==> flow/design.v <==
module mult(y,a,b);  
	output logic [15:0] y;
	input  logic [7:0] a,b;
	logic [15:0] y_tmp;
	logic [7:0]  a_tmp;
	logic [7:0]  b_tmp;
	logic [14:0] c1;
	logic [10:0] c2;            
	logic [14:0] out1;
	logic [12:0] out2;
	logic [10:0] out3;
	logic [8:0]  out4;
	logic [14:0] m_temp0;
	logic [13:0] m_temp1;
	logic [12:0] m_temp2;
	logic [11:0] m_temp3;
	logic [10:0] m_temp4;
	logic [9:0]  m_temp5;
	logic [8:0]  m_temp6;
	logic [7:0]  m_temp7;
	always_comb
		begin
			if(a[7])
				begin
					a_tmp = ~a+1'b1;
					if(b[7])
						begin
							b_tmp = ~b+1'b1;
							y = y_tmp ;
						end
					else
						begin
							b_tmp = b;
							y = ~y_tmp+1'b1;
						end
				end
			else
				begin
					a_tmp = a;
					if(b[7])
						begin
							b_tmp = ~b+1'b1;
							y = ~y_tmp+1'b1;
						end
					else
						begin
							b_tmp = b;
							y = y_tmp;
						end
				end
		end
	always_comb
		begin
			out1 = m_temp0 + m_temp1;
			out2 = m_temp2 + m_temp3;
			out3 = m_temp4 + m_temp5;
			out4 = m_temp6 + m_temp7;
			c1   = out1    + out2;
			c2   = out3    + out4;
			y_tmp= c1      + c2;
		end
	always_comb
		begin		
			m_temp0[14:7] = b_tmp[7]?a_tmp:8'b00000000;
			m_temp0[6:0]  = 7'b0000000;
			m_temp1[13:6] = b_tmp[6]?a_tmp:8'b00000000;
			m_temp1[5:0]  = 6'b000000;
			m_temp2[12:5] = b_tmp[5]?a_tmp:8'b00000000;
			m_temp2[4:0]  = 5'b00000;
			m_temp3[11:4] = b_tmp[4]?a_tmp:8'b00000000;
			m_temp3[3:0]  = 4'b0000;
			m_temp4[10:3] = b_tmp[3]?a_tmp:8'b00000000;
			m_temp4[2:0]  = 3'b000;
			m_temp5[9:2]  = b_tmp[2]?a_tmp:8'b00000000;
			m_temp5[1:0]  = 2'b00;
			m_temp6[8:1]  = b_tmp[1]?a_tmp:8'b00000000;
			m_temp6[0]    = 1'b0;
			m_temp7       = b_tmp[0]?a_tmp:8'b00000000;
		end
endmodule
	module cnm(rep,imp,rea,ima,req,imq);  
	output logic signed[15:0] rep, imp;
	input  logic signed[7:0] rea, req, ima, imq;
	logic signed[15:0] y0,y1,y2,y3;
	mult reaXreq (.y(y0), .a(rea), .b(req));
	mult imaXimq (.y(y1), .a(ima), .b(imq));
	mult reaXimq (.y(y2), .a(rea), .b(imq));
	mult imaXreq (.y(y3), .a(ima), .b(req));
	always_comb
		begin
			rep = y0-y1;
			imp = y2+y3;
		end
endmodule
module cnm_top (
    input  logic               clk,
    input  logic               rst,
    input  logic               in_valid,
    input  logic signed [7:0]  rea,
    input  logic signed [7:0]  ima,
    input  logic signed [7:0]  req,
    input  logic signed [7:0]  imq,
    output logic               out_valid,
    output logic signed [15:0] rep,
    output logic signed [15:0] imp
);
    logic signed [7:0]  rea_r, ima_r, req_r, imq_r;
    logic               valid_r;
    logic signed [15:0] rep_c, imp_c;
    cnm cnm (.rep(rep_c), .imp(imp_c), .rea(rea_r), .ima(ima_r), .req(req_r), .imq(imq_r));
    always_ff @(posedge clk) begin
        rea_r <= rea;
        ima_r <= ima;
        req_r <= req;
        imq_r <= imq;
        rep   <= rep_c;
        imp   <= imp_c;
        if (rst) begin
            valid_r   <= 1'b0;
            out_valid <= 1'b0;
        end else begin
            valid_r   <= in_valid;
            out_valid <= valid_r;
        end
    end
endmodule
Tool chain data of cnm_top --
What the tools print for cnm_top, step after step. Lines are those of the file above, counted from 1. Operators: Yosys type, input widths -> output width; for muxes data width and select width s. Library cell names are shortened. The mark - stands for no value.
Set-up: top module cnm_top, clock clk, cell library sky130hd, timing corner tt_025C_1v80

Word level --
Counts by Yosys on the flattened word-level netlist (proc, flatten, opt, wreduce; memories kept). Register bits leave out memories and registers merged into their read ports (data or address); mux counts leave out enables and synchronous resets folded into registers. Print and check cells are left out. Cells with the same type and inputs are merged into one.
Word-level totals: bits of input ports 35, register bits after elaboration 66, cells after elaboration 102, output and inout port bits 33
Cells by class: bitwise gates (word level) 8, mux-type cells 48, $add $sub $neg 38
Operators by type and width (count):
- $mux 8 | 36
- $mux 16 | 12
- $add 15x11->16 | 4
- $add 16x1->16 const B | 4
- $not 16->16 | 4
- $add 15x13->15 | 4
- $add 15x14->15 | 4
- $add 13x12->13 | 4
- $add 11x10->11 | 4
- $add 11x9->11 | 4
- $add 9x8->9 | 4
- $add 8x1->8 const B | 4
- $not 8->8 | 4
- $add 16x16->16 | 1
- $sub 16x16->16 | 1

Depth --
Longest topological path by Yosys (ltp), each cell counted once; first at word level (registers and memories cut), then after technology mapping (sequential cells cut; the memories' decode and read muxes count).
Logic depth: depth after elaboration 12, ABC_AREA 0, depth in mapped cells 38, depth with buffers taken out 36

After synthesis --
Yosys stat after the flow's synthesis: flattened, memories mapped to cells. It holds for the ABC_AREA given above (unset counts as 0); a run with the other value may have another netlist. Totals and module areas in this step are rounded.
Synthesis totals: buffer cells 28, synthesis area 12500 sq um, sequential area 1320 sq um, flip-flops 66, standard cells after synthesis 1616
Cell types:
- ha_1 | count 194, area in all 2.43E+03 sq um
- fa_1 | count 70, area in all 1.4E+03 sq um
- dfxtp_1 | count 66, area in all 1.32E+03 sq um
- xnor2_1 | count 146, area in all 1.28E+03 sq um
- xor2_1 | count 106, area in all 928.39 sq um
- nor2_1 | count 236, area in all 885.85 sq um
- inv_1 | count 168, area in all 630.605 sq um
- a21oi_1 | count 116, area in all 580.557 sq um
- nand2_1 | count 145, area in all 544.272 sq um
- o21bai_1 | count 41, area in all 307.795 sq um
- a21o_1 | count 40, area in all 300.288 sq um
- o21ai_0 | count 30, area in all 150.144 sq um
- nor2b_1 | count 20, area in all 125.12 sq um
- nand3_1 | count 23, area in all 115.11 sq um
- clkbuf_1 | count 27, area in all 101.347 sq um
- nand2b_1 | count 16, area in all 100.096 sq um
- a211oi_1 | count 13, area in all 97.594 sq um
- o21a_1 | count 12, area in all 90.086 sq um
Other cell types: 39; their cells: 147. By module: a second synthesis without flattening, with its own total; a netlist apart from the flattened one above.
Second synthesis, totals: cell total of the unflattened synthesis 1827, area (unflattened synthesis) 14300 sq um
Rows give one instance, submodules left out.
By module:
- mult | seq. area 0.0 sq um, cells 385, area 2860 sq um, instances 4
- cnm | seq. area 0.0 sq um, cells 219, area 1560 sq um, instances 1
- cnm_top | seq. area 1320 sq um, cells 68, area 1330 sq um, instances 1

Path before layout --
Path of least setup slack by OpenSTA after synthesis, without wires, with an ideal clock, recovery checks aside; 20% of the period is set as input and as output delay. Where synthesis merged equal registers, the netlist keeps one of their names.
Timing post-synthesis: kind register -> register, from reg req_r[0], to reg imp[15], slack -0.270 ns, library setup time 0.130 ns, arrival 7.140 ns, delay of the path 7.270 ns, required time 6.870 ns, path buffers 3, launch time at the first pin 0.000 ns, stages on the path 28, period 7.0 ns, period reached after synthesis 7.27 ns
"delay of the path" is the arrival time less input delay plus setup time. "stages on the path" counts driving pins, that of a launching flip-flop among them; a cell with two outputs on the path counts twice. "period reached after synthesis" is the clock period less the worst setup slack; recovery checks do not enter. This is arithmetic on one report: input and output delays are still those of the set period (20% each). The rows between start and end are the longest chain of elaborated cells between them; the timing report does not say that the signal goes this way. Where chains are equally long, one stands for them. A line is the first line of the expression or statement that the cell stems from. Yosys adds cells for indexed reads and writes and turns some case tables into memories.
Between the ends, post-synthesis: path through dfxtp_1 -> clkbuf_1 -> inv_1 -> clkbuf_1 -> ha_1 -> mux2i_1 -> clkbuf_1 -> nor2_1 -> ha_1 -> fa_1 -> xnor2_1 -> fa_1 -> inv_1 -> ha_1 -> fa_1 -> ha_1 -> fa_1 -> nor4_1 -> or3b_2 -> nand2_1 -> xnor2_1 -> ha_1 -> and3_1 -> a311oi_1 -> a21oi_1 -> a31oi_1 -> o21ai_0 -> xnor3_1, length of the longest elaborated chain 12, elaborated cells between the ends (all ways) 24, classes of those cells add/sub (10); mux (12); logic (2)
RTL lines, path post-synthesis:
- from (decl) | line 107 | logic signed [7:0]  rea_r, ima_r, req_r, imq_r;
- from (assign) | line 114 | req_r <= req;
- $not 8->8 | line 42 | b_tmp = ~b+1'b1;
- $add 8x1->8 | line 42
- $mux 8 | line 40 | if(b[7])
- $mux 8 | line 78 | m_temp7 = b_tmp[0]?a_tmp:8'b00000000;
- $add 9x8->9 | line 57 | out4 = m_temp6 + m_temp7;
- $add 11x9->11 | line 59 | c2 = out3 + out4;
- $add 15x11->16 | line 60 | y_tmp= c1 + c2;
- $not 16->16 | line 43 | y = ~y_tmp+1'b1;
- $add 16x1->16 | line 43
- $mux 16 | line 40
- $mux 16 | line 23 | if(a[7])
- $add 16x16->16 | line 92 | imp = y2+y3;
- to (assign) | line 117 | imp   <= imp_c;
- to (decl) | line 105 | output logic signed [15:0] imp

Path in the finished layout --
From the final timing report of record 2: the path of least setup slack in the routed layout; clock arrival at registers is part of the times.
Timing after layout: kind register -> register, from reg rea_r[0], to reg imp[14], arrival 7.01 ns, library setup time 0.07 ns, launch time at the first pin 0.35 ns, stages on the path 34, path buffers 3, required time 7.28 ns, slack 0.26 ns, period 7.0 ns
The rows between start and end are the longest chain of elaborated cells between them; the timing report does not say that the signal goes this way. Where chains are equally long, one stands for them.
Between the ends, after layout: path through dfxtp_2 -> buf_4 -> or3_4 -> o31ai_2 -> xor2_1 -> buf_4 -> buf_4 -> nor2_1 -> ha_1 -> inv_1 -> o21bai_1 -> a21oi_2 -> xor2_2 -> fa_1 -> inv_1 -> ha_1 -> inv_1 -> o21bai_1 -> a21oi_1 -> xnor2_1 -> ha_1 -> o21a_1 -> nor2_2 -> nor2_2 -> and3_1 -> o211a_1 -> nor2_1 -> o31ai_1 -> xor2_1 -> ha_1 -> inv_1 -> or4_1 -> o311a_1 -> o211ai_1, length of the longest elaborated chain 12, elaborated cells between the ends (all ways) 24, classes of those cells add/sub (10); mux (12); logic (2)
RTL lines, path after layout:
- from (decl) | line 107 | logic signed [7:0]  rea_r, ima_r, req_r, imq_r;
- from (assign) | line 112 | rea_r <= rea;
- $not 8->8 | line 25 | a_tmp = ~a+1'b1;
- $add 8x1->8 | line 25
- $mux 8 | line 23 | if(a[7])
- $mux 8 | line 78 | m_temp7 = b_tmp[0]?a_tmp:8'b00000000;
- $add 9x8->9 | line 57 | out4 = m_temp6 + m_temp7;
- $add 11x9->11 | line 59 | c2 = out3 + out4;
- $add 15x11->16 | line 60 | y_tmp= c1 + c2;
- $not 16->16 | line 43 | y = ~y_tmp+1'b1;
- $add 16x1->16 | line 43
- $mux 16 | line 40 | if(b[7])
- $mux 16 | line 23
- $add 16x16->16 | line 92 | imp = y2+y3;
- to (assign) | line 117 | imp   <= imp_c;
- to (decl) | line 105 | output logic signed [15:0] imp

Lab notebook: cnm_top

Top module cnm_top; platform sky130hd; tools Yosys and OpenROAD; 4 stored runs in no particular order. Input and output delays are each 20% of the period that was set; the output load is 0.01 pF.
"reached clock period" = clock period - worst setup slack. The figure is calculated, with input and output delays left at 20% of the set period.
"worst setup path time": the worst setup path's part of the clock period (all of it between registers, 20% less for each end at a port) less its slack. A launch clock that arrives late makes it longer, a capture clock that arrives late makes it shorter.
Results are given in rounded form.

[record 1] flow files
==> flow/run.sh <==
#!/bin/bash
# the make line also repeats the synthesis and layout settings of config.mk as NAME=value (left out here)
make -C /OpenROAD-flow-scripts/flow DESIGN_CONFIG=/design/flow/config.mk WORK_HOME=/design/flow/orfs CLKGATE_MAP_FILE= finish
==> flow/config.mk <==
export PLATFORM = sky130hd
export DESIGN_NAME = cnm_top
export DESIGN_NICKNAME = cnm_top
export VERILOG_FILES = /design/flow/design.v
export SDC_FILE = /design/flow/constraint.sdc
export NUM_CORES = 4
export LEC_CHECK = 0
export CAP_MARGIN = 20
export CELL_PAD_IN_SITES_GLOBAL_PLACEMENT = 3
export CORE_ASPECT_RATIO = 1.27
export CORE_MARGIN = 2
export CORE_UTILIZATION = 64
export CTS_CLUSTER_DIAMETER = 350
export GPL_ROUTABILITY_DRIVEN = 0
export GPL_TIMING_DRIVEN = 0
export PLACE_DENSITY = 0.49
export SETUP_SLACK_MARGIN = 0.5
export SLEW_MARGIN = 15
export TNS_END_PERCENT = 55
==> flow/constraint.sdc <==
create_clock -name core_clock -period 7.6 [get_ports {clk}]
set_input_delay 1.5200 -clock core_clock [delete_from_list [all_inputs] [get_ports {clk}]]
set_output_delay 1.5200 -clock core_clock [all_outputs]
set_load 0.01 [all_outputs]

[record 1] result: no results, placement failed with GPL-0301

[record 2] flow files
==> flow/run.sh <==
#!/bin/bash
# the make line also repeats the synthesis and layout settings of config.mk as NAME=value (left out here)
make -C /OpenROAD-flow-scripts/flow DESIGN_CONFIG=/design/flow/config.mk WORK_HOME=/design/flow/orfs CLKGATE_MAP_FILE= finish
==> flow/config.mk <==
export PLATFORM = sky130hd
export DESIGN_NAME = cnm_top
export DESIGN_NICKNAME = cnm_top
export VERILOG_FILES = /design/flow/design.v
export SDC_FILE = /design/flow/constraint.sdc
export NUM_CORES = 4
export LEC_CHECK = 0
export CAP_MARGIN = 20
export CORE_MARGIN = 2
export CORE_UTILIZATION = 40
export SLEW_MARGIN = 20
==> flow/constraint.sdc <==
create_clock -name core_clock -period 7.0 [get_ports {clk}]
set_input_delay 1.4000 -clock core_clock [delete_from_list [all_inputs] [get_ports {clk}]]
set_output_delay 1.4000 -clock core_clock [all_outputs]
set_load 0.01 [all_outputs]

[record 2] result: chip area after synthesis (Yosys) 12500 sq um; utilization after routing 49.9%; setup slack of the critical path 0.265 ns; standard-cell area of the final layout 15300 sq um; worst hold slack in the final report 0.448 ns; reached clock period 6.735 ns; worst setup path time 6.74 ns; worst path kind register -> register; area of the die 32600 sq um; sum of negative setup slack 0.000 ns

[record 3] flow files
==> flow/run.sh <==
#!/bin/bash
# the make line also repeats the synthesis and layout settings of config.mk as NAME=value (left out here)
make -C /OpenROAD-flow-scripts/flow DESIGN_CONFIG=/design/flow/config.mk WORK_HOME=/design/flow/orfs CLKGATE_MAP_FILE= finish
==> flow/config.mk <==
export PLATFORM = sky130hd
export DESIGN_NAME = cnm_top
export DESIGN_NICKNAME = cnm_top
export VERILOG_FILES = /design/flow/design.v
export SDC_FILE = /design/flow/constraint.sdc
export NUM_CORES = 4
export LEC_CHECK = 0
export ABC_AREA = 1
export CAP_MARGIN = 20
export CELL_PAD_IN_SITES_DETAIL_PLACEMENT = 0
export CORE_ASPECT_RATIO = 0.86
export CORE_MARGIN = 2
export CORE_UTILIZATION = 20
export GPL_TIMING_DRIVEN = 0
export MIN_ROUTING_LAYER = met1
export SETUP_SLACK_MARGIN = -0.18
export SLEW_MARGIN = 20
==> flow/constraint.sdc <==
create_clock -name core_clock -period 6.57 [get_ports {clk}]
set_input_delay 1.3140 -clock core_clock [delete_from_list [all_inputs] [get_ports {clk}]]
set_output_delay 1.3140 -clock core_clock [all_outputs]
set_load 0.01 [all_outputs]

[record 3] result: chip area after synthesis (Yosys) 13600 sq um; utilization after routing 25.6%; setup slack of the critical path 0.008 ns; standard-cell area of the final layout 17200 sq um; worst hold slack in the final report 0.409 ns; reached clock period 6.562 ns; worst setup path time 6.56 ns; worst path kind register -> register; area of the die 70100 sq um; sum of negative setup slack 0.000 ns

[record 4] flow files
==> flow/run.sh <==
#!/bin/bash
# the make line also repeats the synthesis and layout settings of config.mk as NAME=value (left out here)
make -C /OpenROAD-flow-scripts/flow DESIGN_CONFIG=/design/flow/config.mk WORK_HOME=/design/flow/orfs CLKGATE_MAP_FILE= finish
==> flow/config.mk <==
export PLATFORM = sky130hd
export DESIGN_NAME = cnm_top
export DESIGN_NICKNAME = cnm_top
export VERILOG_FILES = /design/flow/design.v
export SDC_FILE = /design/flow/constraint.sdc
export NUM_CORES = 4
export LEC_CHECK = 0
export ABC_AREA = 1
export CAP_MARGIN = 5
export CELL_PAD_IN_SITES_DETAIL_PLACEMENT = 1
export CELL_PAD_IN_SITES_GLOBAL_PLACEMENT = 3
export CORE_MARGIN = 7
export CORE_UTILIZATION = 36
export CTS_CLUSTER_SIZE = 17
export GPL_ROUTABILITY_DRIVEN = 0
export GPL_TIMING_DRIVEN = 1
export MAX_ROUTING_LAYER = met5
export MIN_ROUTING_LAYER = met2
export PLACE_DENSITY_LB_ADDON = 0.3
export SLEW_MARGIN = 5
export TNS_END_PERCENT = 35
==> flow/constraint.sdc <==
create_clock -name core_clock -period 5.9 [get_ports {clk}]
set_input_delay 1.1800 -clock core_clock [delete_from_list [all_inputs] [get_ports {clk}]]
set_output_delay 1.1800 -clock core_clock [all_outputs]
set_load 0.01 [all_outputs]

[record 4] result: chip area after synthesis (Yosys) 13600 sq um; utilization after routing 54.8%; setup slack of the critical path -0.583 ns; standard-cell area of the final layout 20500 sq um; worst hold slack in the final report 0.406 ns; reached clock period 6.483 ns; worst setup path time 6.48 ns; worst path kind register -> register; area of the die 43400 sq um; sum of negative setup slack -4.28 ns
